==> flow/design.v <==
`timescale 1ns / 10ps
module fir(
    input clk,                               
    input signed [15:0] noisy_signal,        
    output signed [15:0] filtered_signal     
);
    integer i, j;
    localparam [143:0] COEFFS = {16'h04F6,    
                                 16'h0AE4,    
                                 16'h1089,    
                                 16'h1469,    
                                 16'h160F,    
                                 16'h1496,    
                                 16'h1089,    
                                 16'h0AE4,    
                                 16'h04F6};   
    reg signed [15:0] delayed_signal [0:8];
    reg signed [31:0] prod  [0:8];
    reg signed [32:0] sum_0 [0:4];
    reg signed [33:0] sum_1 [0:2];
    reg signed [34:0] sum_2 [0:1];
    reg signed [35:0] sum_3;
    always @(posedge clk) begin
        delayed_signal[0] <= noisy_signal;
        for (i = 1; i <= 8; i = i + 1) begin
            delayed_signal[i] <= delayed_signal[i - 1];
        end
    end
    always @(posedge clk) begin
        for (j = 0; j <= 8; j = j + 1) begin
            prod[j] <= delayed_signal[j] * $signed(COEFFS[16*j +: 16]);
        end
    end
    always @(posedge clk) begin
        sum_0[0] <= prod[0] + prod[1];
        sum_0[1] <= prod[2] + prod[3];
        sum_0[2] <= prod[4] + prod[5];
        sum_0[3] <= prod[6] + prod[7];
        sum_0[4] <= prod[8];
    end
    always @(posedge clk) begin
        sum_1[0] <= sum_0[0] + sum_0[1];
        sum_1[1] <= sum_0[2] + sum_0[3];
        sum_1[2] <= sum_0[4];
    end
    always @(posedge clk) begin
        sum_2[0] <= sum_1[0] + sum_1[1];
        sum_2[1] <= sum_1[2];
    end
    always @(posedge clk) begin
        sum_3 <= sum_2[0] + sum_2[1];
    end
    assign filtered_signal = $signed(sum_3[35:14]);
endmodule
==> reports on fir <==
Reports on fir
Each step is given for the RTL above and for the edited RTL.
Lines under "orig" count in the file above, lines under "edited" in the edited file.
"delta" is "edited" less "orig", of the values as shown.
Library cell names are shortened.
{"block": "design", "top_module": "fir", "clock_port": "clk", "cell_library": "sky130hd", "pvt_corner": "tt_025C_1v80"}

Edit of the RTL
Unified diff, file above to edited file.
A script made this edit. It changes what the design does and was not meant as an optimisation.
begin of diff
@@ -33,5 +33,5 @@
     end
     always @(posedge clk) begin
-        sum_0[0] <= prod[0] + prod[1];
+        sum_0[0] <= prod[0] | prod[1];
         sum_0[1] <= prod[2] + prod[3];
         sum_0[2] <= prod[4] + prod[5];
end of diff

After elaboration
Counts by Yosys on the flattened word-level netlist (proc, flatten, opt, wreduce). Print and check cells are left out. Cells with the same type and inputs are merged into one.
{"block": "classes", "element": "add_sub_neg", "orig": 8, "edited": 7, "delta": -1}
{"block": "classes", "element": "mul", "orig": 9, "edited": 9, "delta": 0}
{"block": "classes", "element": "n_logic", "orig": 0, "edited": 1, "delta": 1}
{"block": "op_table", "operator": "adder 28 x 29 -> 30 bit", "orig": 1, "edited": 0, "delta": -1}
{"block": "op_table", "operator": "OR 28 x 29 -> 29 bit", "orig": 0, "edited": 1, "delta": 1}
{"block": "op_table", "operator": "adder 30 bit", "orig": 5, "edited": 5, "delta": 0}
{"block": "op_table", "operator": "multiplier 16 x 11 -> 27 bit with constant B", "orig": 4, "edited": 4, "delta": 0}
{"block": "op_table", "operator": "multiplier 16 x 14 -> 30 bit with constant B", "orig": 4, "edited": 4, "delta": 0}
{"block": "op_table", "operator": "adder 30 x 28 -> 30 bit", "orig": 1, "edited": 1, "delta": 0}
{"block": "op_table", "operator": "adder 30 x 29 -> 30 bit", "orig": 1, "edited": 1, "delta": 0}
{"block": "op_table", "operator": "multiplier 16 x 13 -> 29 bit with constant B", "orig": 1, "edited": 1, "delta": 0}
{"block": "word_totals", "element": "regBits", "orig": 722, "edited": 722, "delta": 0}
{"block": "word_totals", "element": "output_inout_bits", "orig": 16, "edited": 16, "delta": 0}
{"block": "word_totals", "element": "wordCells", "orig": 46, "edited": 46, "delta": 0}

Logic depth
Yosys ltp: most cells in a row. Word level: on the elaborated netlist, between registers, memories and ports. Mapped: between sequential cells and ports; inverters and the memories' decode and read muxes count.
{"block": "logic_depth", "element": "ltp_word", "orig": 1, "edited": 1, "delta": 0}
{"block": "logic_depth", "element": "abc_area", "orig": "0", "edited": "0"}
{"block": "logic_depth", "element": "ltp_mapped", "orig": 23, "edited": 23, "delta": 0}

After synthesis
Source: synth_stat.txt of the flow (Yosys; design flattened, memories mapped). It holds for the ABC_AREA given above (unset counts as 0); a run with the other value may have another netlist.
{"block": "types", "type": "a21oi_1", "orig": 333, "edited": 287, "delta": -46}
{"block": "types", "type": "a21o_1", "orig": 209, "edited": 165, "delta": -44}
{"block": "types", "type": "nor2_1", "orig": 260, "edited": 217, "delta": -43}
{"block": "types", "type": "inv_1", "orig": 1191, "edited": 1149, "delta": -42}
{"block": "types", "type": "nor3_1", "orig": 73, "edited": 44, "delta": -29}
{"block": "types", "type": "or2_2", "orig": 15, "edited": 42, "delta": 27}
{"block": "types", "type": "ha_1", "orig": 991, "edited": 965, "delta": -26}
{"block": "types", "type": "nand2_1", "orig": 167, "edited": 142, "delta": -25}
{"block": "types", "type": "nor2b_1", "orig": 38, "edited": 55, "delta": 17}
{"block": "types", "type": "o211ai_1", "orig": 24, "edited": 8, "delta": -16}
{"block": "types", "type": "o21ai_0", "orig": 144, "edited": 159, "delta": 15}
{"block": "types", "type": "nand2b_1", "orig": 45, "edited": 35, "delta": -10}
{"block": "types", "type": "nand4_1", "orig": 34, "edited": 24, "delta": -10}
{"block": "types", "type": "clkbuf_1", "orig": 26, "edited": 18, "delta": -8}
{"block": "types", "type": "or3_1", "orig": 23, "edited": 15, "delta": -8}
{"block": "types", "type": "a211o_1", "orig": 14, "edited": 7, "delta": -7}
{"block": "types", "type": "nor3b_1", "orig": 9, "edited": 2, "delta": -7}
{"block": "types", "type": "o311ai_0", "orig": 9, "edited": 2, "delta": -7}
Not every row of either side is listed.
{"block": "synth_totals", "element": "cells", "orig": 5754, "edited": 5452, "delta": -302}
{"block": "synth_totals", "element": "area_um2", "orig": 56091.3, "edited": 54120.7, "delta": -1970.6}
{"block": "synth_totals", "element": "sequential_area_um2", "orig": 13673.1, "edited": 13653.1, "delta": -20.0}
{"block": "synth_totals", "element": "flip_flops", "orig": 683, "edited": 682, "delta": -1}
{"block": "synth_totals", "element": "buf_cells", "orig": 28, "edited": 22, "delta": -6}

Path before layout
Source: OpenSTA report_checks on the synthesized netlist (no wires, ideal clock, input and output delay 20% of the period each), path of least setup slack; recovery checks are left aside. Register names are those of the netlist, which keeps one name where synthesis merged equal registers.
{"block": "synth_path", "element": "path_type", "orig": "register -> register", "edited": "register -> register"}
{"block": "synth_path", "element": "from", "orig": "reg delayed_signal[4][15]", "edited": "reg delayed_signal[4][15]"}
{"block": "synth_path", "element": "to", "orig": "reg prod[4][28]", "edited": "reg prod[4][29]"}
{"block": "synth_path", "element": "clock_period_ns", "orig": 6.0, "edited": 6.0, "delta": 0.0}
{"block": "synth_path", "element": "launch_ns", "orig": 0.000, "edited": 0.000, "delta": 0.000}
{"block": "synth_path", "element": "t_arrival_ns", "orig": 5.748, "edited": 5.251, "delta": -0.497}
{"block": "synth_path", "element": "slack_ns", "orig": 0.157, "edited": 0.676, "delta": 0.519}
{"block": "synth_path", "element": "delay_ns", "orig": 5.843, "edited": 5.323, "delta": -0.520}
{"block": "synth_path", "element": "path_stages", "orig": 20, "edited": 20, "delta": 0}
{"block": "synth_path", "element": "path_buffers", "orig": 0, "edited": 0, "delta": 0}
{"block": "synth_path", "element": "synth_period_reached_ns", "orig": 5.843, "edited": 5.324, "delta": -0.519}
"delay_ns" is the arrival time less input delay plus setup time.
"path_stages": output pins that drive a net of the path, with the launching flip-flop's if there is one; two outputs of one cell count as two.
"synth_period_reached_ns" is the clock period less the worst setup slack; recovery checks do not enter. This is arithmetic on one report: input and output delays are still those of the set period (20% each).
Between the ends stands the longest chain of elaborated cells between them, by number of cells; it is not shown to be the way that was timed. Of several equally long chains one is given.
Each line given opens the expression or statement behind the cell; cells for indexed reads and writes are added by Yosys, which also makes memories of some case tables.
{"block": "synth_via_orig", "path_cell_list": "dfxtp_1 > inv_1 > fa_1 > inv_1 > ha_1 > fa_1 > fa_1 > inv_1 > fa_1 > inv_1 > ha_1 > a21o_1 > a21o_1 > a21oi_1 > o21ai_0 > a311oi_2 > a21boi_1 > o31ai_2 > or4b_1 > o311ai_1", "elab_chain_cells": 1, "cone_cells": 1, "cone_classes": "1 x mul"}
{"block": "synth_rtl_orig", "element": "from (decl)", "line": 17, "source": "reg signed [15:0] delayed_signal [0:8];"}
{"block": "synth_rtl_orig", "element": "from (assign)", "line": 26, "source": "delayed_signal[i] <= delayed_signal[i - 1];"}
{"block": "synth_rtl_orig", "element": "multiplier 16 x 14 -> 30 bit", "line": 31, "source": "prod[j] <= delayed_signal[j] * $signed(COEFFS[16*j +: 16]);"}
{"block": "synth_rtl_orig", "element": "to (assign)", "line": 31}
{"block": "synth_rtl_orig", "element": "to (decl)", "line": 18, "source": "reg signed [31:0] prod  [0:8];"}
{"block": "synth_via_edited", "path_cell_list": "dfxtp_1 > inv_1 > fa_1 > inv_1 > ha_1 > fa_1 > fa_1 > inv_1 > fa_1 > inv_1 > ha_1 > inv_1 > nor2_1 > nor2_1 > o31ai_1 > nand2_1 > o21ai_0 > a211o_1 > a221oi_1 > xnor2_1", "elab_chain_cells": 1, "cone_cells": 1, "cone_classes": "1 x mul"}
{"block": "synth_rtl_edited", "element": "from (decl)", "line": 17, "source": "reg signed [15:0] delayed_signal [0:8];"}
{"block": "synth_rtl_edited", "element": "from (assign)", "line": 26, "source": "delayed_signal[i] <= delayed_signal[i - 1];"}
{"block": "synth_rtl_edited", "element": "multiplier 16 x 14 -> 30 bit", "line": 31, "source": "prod[j] <= delayed_signal[j] * $signed(COEFFS[16*j +: 16]);"}
{"block": "synth_rtl_edited", "element": "to (assign)", "line": 31}
{"block": "synth_rtl_edited", "element": "to (decl)", "line": 18, "source": "reg signed [31:0] prod  [0:8];"}

Worst path after layout
Path of least setup slack in the final report of the runs of pair A (OpenROAD, finished layout, wires in). Where an end is a register, its clock arrival counts in the times.
{"block": "layout_path", "element": "path_type", "orig": "register -> register", "edited": "register -> register"}
{"block": "layout_path", "element": "from", "orig": "reg delayed_signal[5][7]", "edited": "reg delayed_signal[1][5]"}
{"block": "layout_path", "element": "to", "orig": "reg prod[5][29]", "edited": "reg prod[1][27]"}
{"block": "layout_path", "element": "clock_period_ns", "orig": 5.7, "edited": 5.7, "delta": 0.0}
{"block": "layout_path", "element": "launch_ns", "orig": 0.62, "edited": 0.65, "delta": 0.03}
{"block": "layout_path", "element": "t_arrival_ns", "orig": 6.04, "edited": 5.99, "delta": -0.05}
{"block": "layout_path", "element": "slack_ns", "orig": 0.23, "edited": 0.30, "delta": 0.07}
{"block": "layout_path", "element": "path_stages", "orig": 21, "edited": 19, "delta": -2}
{"block": "layout_path", "element": "path_buffers", "orig": 0, "edited": 0, "delta": 0}
Between the ends stands the longest chain of elaborated cells between them, by number of cells; it is not shown to be the way that was timed. Of several equally long chains one is given.
{"block": "layout_via_orig", "path_cell_list": "dfxtp_1 > ha_1 > ha_1 > inv_1 > fa_1 > inv_1 > fa_1 > fa_1 > inv_1 > fa_1 > inv_1 > ha_1 > a21o_1 > a21o_1 > a21oi_1 > o211ai_1 > o31a_1 > a41o_1 > a211oi_2 > a21oi_1 > xnor2_1", "elab_chain_cells": 1, "cone_cells": 1, "cone_classes": "1 x mul"}
{"block": "layout_rtl_orig", "element": "from (decl)", "line": 17, "source": "reg signed [15:0] delayed_signal [0:8];"}
{"block": "layout_rtl_orig", "element": "from (assign)", "line": 26, "source": "delayed_signal[i] <= delayed_signal[i - 1];"}
{"block": "layout_rtl_orig", "element": "multiplier 16 x 14 -> 30 bit", "line": 31, "source": "prod[j] <= delayed_signal[j] * $signed(COEFFS[16*j +: 16]);"}
{"block": "layout_rtl_orig", "element": "to (assign)", "line": 31}
{"block": "layout_rtl_orig", "element": "to (decl)", "line": 18, "source": "reg signed [31:0] prod  [0:8];"}
{"block": "layout_via_edited", "path_cell_list": "dfxtp_1 > ha_1 > inv_1 > fa_1 > fa_1 > inv_1 > fa_1 > inv_1 > fa_1 > inv_1 > ha_1 > o21a_1 > a2111oi_2 > nor3_1 > nor4_1 > nor3b_1 > a311o_1 > a21oi_1 > xor2_1", "elab_chain_cells": 1, "cone_cells": 1, "cone_classes": "1 x mul"}
{"block": "layout_rtl_edited", "element": "from (decl)", "line": 17, "source": "reg signed [15:0] delayed_signal [0:8];"}
{"block": "layout_rtl_edited", "element": "from (assign)", "line": 26, "source": "delayed_signal[i] <= delayed_signal[i - 1];"}
{"block": "layout_rtl_edited", "element": "multiplier 16 x 11 -> 27 bit", "line": 31, "source": "prod[j] <= delayed_signal[j] * $signed(COEFFS[16*j +: 16]);"}
{"block": "layout_rtl_edited", "element": "to (assign)", "line": 31}
{"block": "layout_rtl_edited", "element": "to (decl)", "line": 18, "source": "reg signed [31:0] prod  [0:8];"}

Measured runs
Runs of the flow (Yosys, OpenROAD) on both versions; the two runs of a pair have the same settings. The constraints put input and output delay at 20% of the set period each and load the outputs with 0.01 pF.
{"block": "settings_pair_A", "CORE_UTILIZATION": 40, "period_ns": 5.7, "CAP_MARGIN": 20, "CORE_MARGIN": 2, "SLEW_MARGIN": 20}
{"block": "measured_pair_A", "element": "yosys.chip_area_um2", "orig": 56091.3, "edited": 54120.7, "delta": -1970.6}
{"block": "measured_pair_A", "element": "design.die.area_um2", "orig": 143240.0, "edited": 138261.0, "delta": -4979.0}
{"block": "measured_pair_A", "element": "stdcell_area_um2", "orig": 62129.6, "edited": 59814.9, "delta": -2314.7}
{"block": "measured_pair_A", "element": "util_pct", "orig": 44.6, "edited": 44.7, "delta": 0.1}
{"block": "measured_pair_A", "element": "fin_ws_ns", "orig": 0.226, "edited": 0.298, "delta": 0.072}
{"block": "measured_pair_A", "element": "final_setup_tns_ns", "orig": 0.000, "edited": 0.000, "delta": 0.000}
{"block": "measured_pair_A", "element": "worst_hold_slack_ns", "orig": 0.317, "edited": 0.321, "delta": 0.004}
{"block": "measured_pair_A", "element": "clock_period_reached_ns", "orig": 5.474, "edited": 5.402, "delta": -0.072}
{"block": "settings_pair_B", "ABC_AREA": 1, "CAP_MARGIN": 5, "CELL_PAD_IN_SITES_DETAIL_PLACEMENT": 2, "CORE_ASPECT_RATIO": 0.61, "CORE_MARGIN": 8, "CORE_UTILIZATION": 17, "CTS_CLUSTER_DIAMETER": 97, "GPL_ROUTABILITY_DRIVEN": 1, "MAX_ROUTING_LAYER": "met4", "PLACE_DENSITY_LB_ADDON": 0.29, "SLEW_MARGIN": 10, "period_ns": 3.41}
{"block": "measured_pair_B", "element": "yosys.chip_area_um2", "orig": 65855.7, "edited": 63845.0, "delta": -2010.7}
{"block": "measured_pair_B", "element": "design.die.area_um2", "orig": 408172.0, "edited": 396027.0, "delta": -12145.0}
{"block": "measured_pair_B", "element": "stdcell_area_um2", "orig": 94194.1, "edited": 91790.5, "delta": -2403.6}
{"block": "measured_pair_B", "element": "util_pct", "orig": 24.4, "edited": 24.6, "delta": 0.2}
{"block": "measured_pair_B", "element": "fin_ws_ns", "orig": -1.005, "edited": -1.078, "delta": -0.073}
{"block": "measured_pair_B", "element": "final_setup_tns_ns", "orig": -96.907, "edited": -88.271, "delta": 8.636}
{"block": "measured_pair_B", "element": "worst_hold_slack_ns", "orig": 0.318, "edited": 0.310, "delta": -0.008}
{"block": "measured_pair_B", "element": "clock_period_reached_ns", "orig": 4.415, "edited": 4.488, "delta": 0.073}
"clock_period_reached_ns" is the run's clock period less its worst setup slack. It is reckoned from that one timing run; input and output delays stay at 20% of the period that was set.
